==> flow/design.v <==
module JAM (
input CLK,
input RST,
output reg [2:0] W,
output reg [2:0] J,
input [6:0] Cost,
output reg [3:0] MatchCount,
output reg [9:0] MinCost,
output reg Valid );
reg [5:0]state;
reg [2:0]num[0:7];
reg [4:0]ix;
reg [9:0]tempCost;
reg [4:0]changePoint;
reg [4:0]n;
reg [4:0]max_min_pos;
reg [4:0]max_min_value;
always @(posedge CLK or posedge RST) 
begin
    if(RST)
    begin
		  W <= 0;
		  J <= 0;
		  Valid <= 0;
		  num[0] <= 0;
		  num[1] <= 1;
		  num[2] <= 2;
		  num[3] <= 3;
		  num[4] <= 4;
		  num[5] <= 5;
		  num[6] <= 6;
		  num[7] <= 7;
		  state <= 0;
		  ix <= 1;
		  tempCost <= 0;
		  MatchCount <= 0;
		  MinCost <= 1023;
		  changePoint <= 0;
		  n <= 10;
		  max_min_pos <= 0;
		  max_min_value <= 10;
    end
    else 
    begin
		case(state)
			5'd0:
			begin
				if(ix > 8)
				begin
					if(tempCost < MinCost)
					begin
						MatchCount <= 1;
						MinCost <= tempCost;
					end
					else if(tempCost == MinCost)
					begin
						MatchCount <= MatchCount + 1;
					end
					ix <= 1;
					tempCost <= 0;
					state <= 1;
				end
				else if(ix == 8)
				begin
					tempCost <= tempCost + Cost;
					ix <= ix + 1;
				end
				else
				begin
					tempCost <= tempCost + Cost;
					W <= ix;
					J <= num[ix];
					ix <= ix + 1;
				end
			end
			5'd1:
			begin
				if(num[7] > num[6])
				begin
					num[6] <= num[7];
					num[7] <= num[6];
					state <= 0;
					W <= 0;
					J <= num[0];
				end
				else if(num[6] > num[5])
				begin
					 if(num[7] > num[5] && num[7] < num[6])
					 begin
						num[7] <= num[6];
						num[5] <= num[7];
						num[6] <= num[5];
						state <= 0;
						W <= 0;
						J <= num[0];
					 end
					 else
					 begin
						num[5] <= num[6];
						num[6] <= num[7];
						num[7] <= num[5];
						state <= 0;
						W <= 0;
						J <= num[0];
					 end
				end
				else if(num[5] > num[4])
				begin
						if(num[6] < num[4] && ((num[7] < num[4]) || num[5] < num[7]) )
						begin
							num[4] <= num[5];
							num[5] <= num[7];
							num[7] <= num[4];
						end
						else if(num[6] > num[4] && num[5] > num[6] && num[7] < num[4])
						begin
							num[4] <= num[6];
							num[5] <= num[7];
							num[6] <= num[4];
							num[7] <= num[5];
						end
						else if(num[7] > num[4] && num[7] < num[6] && num[7] < num[5])
						begin
							num[4] <= num[7];
							num[5] <= num[4];
							num[7] <= num[5];
						end
						state <= 0;
						W <= 0;
						J <= num[0];
				end
				else if(num[4] > num[3])
				begin
					changePoint <= 3;
					state <= 2;
					n <= 4;
				end
				else if(num[3] > num[2])
				begin
					changePoint <= 2;
					state <= 2;
					n <= 3;
				end
				else if(num[2] > num[1])
				begin
					changePoint <= 1;
					state <= 2;
					n <= 2;
				end
				else if(num[1] > num[0])
				begin
					changePoint <= 0;
					state <= 2;
					n <= 1;
				end
				else
					state <= 4;
			end
			5'd2:
			begin
				if(n >= 8)
				begin
					num[changePoint] <= num[max_min_pos];
					num[max_min_pos] <= num[changePoint];
					state <= 3;
					max_min_value <= 10;
				end
				else
				begin
					if(num[n] > num[changePoint] && num[n] < max_min_value)
					begin
						max_min_pos <= n;
						max_min_value <= num[n];
					end
					n <= n + 1;
				end
			end
			5'd3:
			begin
				if(changePoint == 4)
				begin
					num[5] <= num[7];
					num[7] <= num[5];
				end
				else if(changePoint == 3)
				begin
					num[4] <= num[7];
					num[5] <= num[6];
					num[6] <= num[5];
					num[7] <= num[4];
				end
				else if(changePoint == 2)
				begin
					num[3] <= num[7];
					num[4] <= num[6];
					num[6] <= num[4];
					num[7] <= num[3];
				end
				else if(changePoint == 1)
				begin
					num[2] <= num[7];
					num[3] <= num[6];
					num[4] <= num[5];
					num[5] <= num[4];
					num[6] <= num[3];
					num[7] <= num[2];
				end
				else if(changePoint == 0)
				begin
					num[1] <= num[7];
					num[2] <= num[6];
					num[3] <= num[5];
					num[5] <= num[3];
					num[6] <= num[2];
					num[7] <= num[1];
				end
					state <= 0;
					W <= 0;
					J <= num[0];
			end
			5'd4:
			begin
				Valid <= 1;
			end
		endcase
    end
end
endmodule
Reports on JAM
Tool output for the design above, in the order of the flow.
Line numbers count from 1 in the design file above.
Cell names lack the library's common part.
The mark -- stands for no value.
- design top: JAM
- clock input: CLK
- standard-cell library: sky130hd
- library corner: tt_025C_1v80

Elaborated design
Yosys after proc, flatten, opt, wreduce and memory -nomap, before mapping. Print and check cells are not counted. Equal cells are merged and count once.
- output and inout port bits: 21
- input port bits: 9
- noted register bits: 84
- noted word-level cells: 301
- equality and inequality tests at 74
- noted bitwise gates (word level): 4
- noted $add $sub $neg: 4
- reductions and logical operators: 39
- muxes and demuxes: 139
- $lt $le $gt $ge at 21
- operator list (kind ; number):
    2-to-1 mux 3 bit ; 104
    parallel mux 3 bit (select 8 bit) ; 4
    2-to-1 mux 5 bit ; 15
    parallel mux 3 bit (select 3 bit) ; 6
    == test 3 bit with constant B ; 16
    > comparator 3 bit ; 12
    != test 2 bit with constant B ; 14
    != test 4 bit with constant B ; 7
    != test 3 bit with constant B ; 9
    == test 3 x 2 -> 1 bit with constant B ; 8
    AND reduction 8 bit ; 3
    parallel mux 6 bit (select 4 bit) ; 1
    != test 5 bit with constant B ; 4
    AND reduction 6 bit ; 3
    parallel mux 3 bit (select 2 bit) ; 3
    less-than comparator 3 bit ; 5
    AND reduction 3 bit ; 5
    == test 3 x 1 -> 1 bit with constant B ; 4
    logical NOT 3 bit ; 4
    == test 6 x 2 -> 1 bit with constant B ; 2
    != test 6 bit with constant B ; 2
    2-to-1 mux 6 bit ; 2
    less-than comparator 10 bit ; 1
    == test 10 bit ; 1
    adder 10 x 7 -> 10 bit ; 1
    nonzero test 2 bit ; 5
    adder 5 x 1 -> 5 bit with constant B ; 2
    == test 5 x 2 -> 1 bit with constant B ; 2
Other operator kinds: 24; their cells: 36.

Depth
Longest topological path by Yosys (ltp), each cell counted once; first at word level (registers and memories cut), then after technology mapping (sequential cells cut; the memories' decode and read muxes count).
- depth in word-level cells: 10
- noted ABC_AREA: 0
- depth in mapped cells: 16
- mapped depth without buffers at 15

Netlist
Yosys stat after the flow's synthesis: flattened, memories mapped to cells. It holds for the ABC_AREA given above (unset counts as 0); a run with the other value may have another netlist.
- noted area of sequential cells: 2011.9 um2
- cell count at 839
- buffers at 49
- noted mapped area: 6941.7 um2
- noted flip-flops: 79
- cell types (cell ; number ; total area (um2)):
    dfrtp_1 ; 51 ; 1.28E+03
    ha_1 ; 68 ; 850.816
    dfstp_2 ; 28 ; 735.706
    o21ai_0 ; 85 ; 425.408
    mux2i_1 ; 39 ; 390.374
    nand2_1 ; 93 ; 349.085
    a21oi_1 ; 51 ; 255.245
    inv_1 ; 60 ; 225.216
    nor2_1 ; 53 ; 198.941
    mux2_2 ; 16 ; 180.173
    clkbuf_1 ; 34 ; 127.622
    a31oi_1 ; 17 ; 106.352
    nand3_1 ; 20 ; 100.096
    a21o_1 ; 12 ; 90.086
    a222oi_1 ; 9 ; 90.086
    nor2b_1 ; 13 ; 81.328
    a221oi_1 ; 7 ; 61.309
    nor3_1 ; 12 ; 60.058
Other cell types: 59; their cells: 171.

Path before layout
OpenSTA on the mapped netlist: ideal clock, no wires. The path of least setup slack (recovery checks aside). Input and output delay are each 20% of the period. Register names are those of the netlist, which keeps one name where synthesis merged equal registers.
- kind: register to register
- start point: reg n[1]
- end point: reg max_min_pos[0]
- noted driving pins on the path: 15
- data arrival time: 3.147 ns
- path slack: 4.726 ns
- noted clock period: 8.0 ns
- required time at 7.872 ns
- path buffers: 1
- library setup time at 0.128 ns
- time at the first pin: 0.000 ns
- noted path delay: 3.275 ns
- noted synthesis period reached: 3.274 ns
"path delay" is the arrival time less input delay plus setup time.
"driving pins on the path" counts driving pins, that of a launching flip-flop among them; a cell with two outputs on the path counts twice.
"synthesis period reached" = period - worst setup slack (recovery checks aside). The figure is calculated, with input and output delays left at 20% of the set period.
Between the ends stands the longest chain of elaborated cells between them, by number of cells; it is not shown to be the way that was timed. Of several equally long chains one is given.
A line is the first line of the expression or statement that the cell stems from. Yosys adds cells for indexed reads and writes and turns some case tables into memories.
At most two assigning lines are given for a register; there are more.
- cell sequence: dfstp_2 inv_1 ha_1 or2_0 buf_2 a31oi_1 nor2_1 a31oi_1 ha_1 and2_1 a211oi_2 o21ai_1 o31a_2 a2111oi_4 mux2_1
- cells in the longest elaborated chain at 7
- noted elaborated cells on any way between the ends: 19
- those cells by class: compare (3); eq/ne (7); mux (5); logic (1); reduce/logical (3)
- RTL lines, path after synthesis (element ; RTL line ; text):
    start, declared ; 15 ; reg [4:0]n;
    start, assigned ; 39 ; n <= 10;
    start, assigned ; 175 ; n <= n + 1;
    == test 3 bit ; 170 ; if(num[n] > num[changePoint] && num[n] < max_min_value)
    parallel mux 3 bit (select 8 bit) ; 170 ;
    2-to-1 mux 3 bit ; 161 ; if(n >= 8)
    2-to-1 mux 3 bit ; 45 ; case(state)
    > comparator 3 bit ; 170 ;
    logical AND 1 bit ; 170 ;
    AND reduction 3 bit ; -- ;
    end, assigned ; 40 ; max_min_pos <= 0;
    end, assigned ; 172 ; max_min_pos <= n;

Worst path after layout
From the final timing report of record 1: the path of least setup slack in the routed layout; clock arrival at registers is part of the times.
- kind: register to register
- start point: reg n[1]
- end point: reg max_min_pos[1]
- path slack: -0.73 ns
- path buffers: 0
- required time at 2.83 ns
- noted driving pins on the path: 14
- data arrival time: 3.56 ns
- library setup time at 0.12 ns
- noted clock period: 2.6 ns
- time at the first pin: 0.35 ns
Between the ends stands the longest chain of elaborated cells between them, by number of cells; it is not shown to be the way that was timed. Of several equally long chains one is given.
At most two assigning lines are given for a register; there are more.
- cell sequence: dfstp_2 inv_4 ha_4 or2_4 nand3_1 o21ai_1 a21oi_1 ha_1 and2_4 a211oi_2 o21ai_1 o31a_2 a2111oi_4 mux2_1
- cells in the longest elaborated chain at 7
- noted elaborated cells on any way between the ends: 19
- those cells by class: compare (3); eq/ne (7); mux (5); logic (1); reduce/logical (3)
- RTL lines, path post-layout (element ; RTL line ; text):
    start, declared ; 15 ; reg [4:0]n;
    start, assigned ; 39 ; n <= 10;
    start, assigned ; 175 ; n <= n + 1;
    == test 3 bit ; 170 ; if(num[n] > num[changePoint] && num[n] < max_min_value)
    parallel mux 3 bit (select 8 bit) ; 170 ;
    2-to-1 mux 3 bit ; 161 ; if(n >= 8)
    2-to-1 mux 3 bit ; 45 ; case(state)
    > comparator 3 bit ; 170 ;
    logical AND 1 bit ; 170 ;
    AND reduction 3 bit ; -- ;
    end, assigned ; 40 ; max_min_pos <= 0;
    end, assigned ; 172 ; max_min_pos <= n;

Subject: JAM on sky130hd, stored results

Hello all,

Measured results for JAM: 3 stored runs of the Yosys and OpenROAD flow on sky130hd. The settings differ; the order carries no meaning. The constraints put input and output delay at 20% of the set period each and load the outputs with 0.01 pF.
"achieved period" = clock period - worst setup slack. The figure is calculated, with input and output delays left at 20% of the set period.
"worst path time" = time allowed to the worst setup path (clock period - input delay - output delay, where it has them) - its slack; a late launch clock adds to it, a late capture clock takes from it.
"total power after layout": no workload was simulated; the value follows from the tool's default switching activity.

Record 1

==> flow/run.sh <==
#!/bin/bash
# the make line also repeats the synthesis and layout settings of config.mk as NAME=value (left out here)
make -C /OpenROAD-flow-scripts/flow DESIGN_CONFIG=/design/flow/config.mk WORK_HOME=/design/flow/orfs CLKGATE_MAP_FILE= finish
==> flow/config.mk <==
export PLATFORM = sky130hd
export DESIGN_NAME = JAM
export DESIGN_NICKNAME = JAM
export VERILOG_FILES = /design/flow/design.v
export SDC_FILE = /design/flow/constraint.sdc
export NUM_CORES = 4
export LEC_CHECK = 0
export CAP_MARGIN = 20
export CORE_ASPECT_RATIO = 1.09
export CORE_MARGIN = 10
export CORE_UTILIZATION = 25
export CTS_CLUSTER_SIZE = 58
export PLACE_DENSITY = 0.88
export SLEW_MARGIN = 30
==> flow/constraint.sdc <==
create_clock -name core_clock -period 2.6 [get_ports {CLK}]
set_input_delay 0.5200 -clock core_clock [delete_from_list [all_inputs] [get_ports {CLK}]]
set_output_delay 0.5200 -clock core_clock [all_outputs]
set_load 0.01 [all_outputs]

Measured in record 1:
- utilization after layout: 35.4 %
- noted the smallest hold slack: 0.465 ns
- worst setup slack after layout: -0.728 ns
- noted the final setup TNS: -5.333 ns
- total power after layout at 2558 uW
- standard-cell area of the final layout: 9650.5 um2
- worst path time at 3.33 ns
- class of the worst setup path: register to register
- noted the achieved period: 3.328 ns
- noted the synthesis area: 6941.7 um2
- noted the die size: 34838.0 um2

Record 2

==> flow/run.sh <==
#!/bin/bash
# the make line also repeats the synthesis and layout settings of config.mk as NAME=value (left out here)
make -C /OpenROAD-flow-scripts/flow DESIGN_CONFIG=/design/flow/config.mk WORK_HOME=/design/flow/orfs CLKGATE_MAP_FILE= finish
==> flow/config.mk <==
export PLATFORM = sky130hd
export DESIGN_NAME = JAM
export DESIGN_NICKNAME = JAM
export VERILOG_FILES = /design/flow/design.v
export SDC_FILE = /design/flow/constraint.sdc
export NUM_CORES = 4
export LEC_CHECK = 0
export CAP_MARGIN = 20
export CORE_MARGIN = 2
export CORE_UTILIZATION = 31
export SLEW_MARGIN = 20
==> flow/constraint.sdc <==
create_clock -name core_clock -period 3.72 [get_ports {CLK}]
set_input_delay 0.7440 -clock core_clock [delete_from_list [all_inputs] [get_ports {CLK}]]
set_output_delay 0.7440 -clock core_clock [all_outputs]
set_load 0.01 [all_outputs]

Measured in record 2:
- utilization after layout: 36.2 %
- noted the smallest hold slack: 0.467 ns
- worst setup slack after layout: 0.251 ns
- noted the final setup TNS: 0.000 ns
- total power after layout at 1832 uW
- standard-cell area of the final layout: 7923.9 um2
- worst path time at 3.47 ns
- class of the worst setup path: register to register
- noted the achieved period: 3.469 ns
- noted the synthesis area: 6941.7 um2
- noted the die size: 23605.2 um2

Record 3

==> flow/run.sh <==
#!/bin/bash
# the make line also repeats the synthesis and layout settings of config.mk as NAME=value (left out here)
make -C /OpenROAD-flow-scripts/flow DESIGN_CONFIG=/design/flow/config.mk WORK_HOME=/design/flow/orfs CLKGATE_MAP_FILE= finish
==> flow/config.mk <==
export PLATFORM = sky130hd
export DESIGN_NAME = JAM
export DESIGN_NICKNAME = JAM
export VERILOG_FILES = /design/flow/design.v
export SDC_FILE = /design/flow/constraint.sdc
export NUM_CORES = 4
export LEC_CHECK = 0
export CAP_MARGIN = 25
export CELL_PAD_IN_SITES_DETAIL_PLACEMENT = 2
export CELL_PAD_IN_SITES_GLOBAL_PLACEMENT = 1
export CORE_ASPECT_RATIO = 1.03
export CORE_MARGIN = 7
export CORE_UTILIZATION = 64
export CTS_CLUSTER_DIAMETER = 313
export CTS_CLUSTER_SIZE = 37
export GPL_ROUTABILITY_DRIVEN = 0
export GPL_TIMING_DRIVEN = 1
export MIN_ROUTING_LAYER = met1
export PLACE_DENSITY_LB_ADDON = 0.04
export SETUP_SLACK_MARGIN = 0.2
export SLEW_MARGIN = 0
==> flow/constraint.sdc <==
create_clock -name core_clock -period 3.87 [get_ports {CLK}]
set_input_delay 0.7740 -clock core_clock [delete_from_list [all_inputs] [get_ports {CLK}]]
set_output_delay 0.7740 -clock core_clock [all_outputs]
set_load 0.01 [all_outputs]

Record 3: unfinished; error FLW-0024 in placement.

Thanks
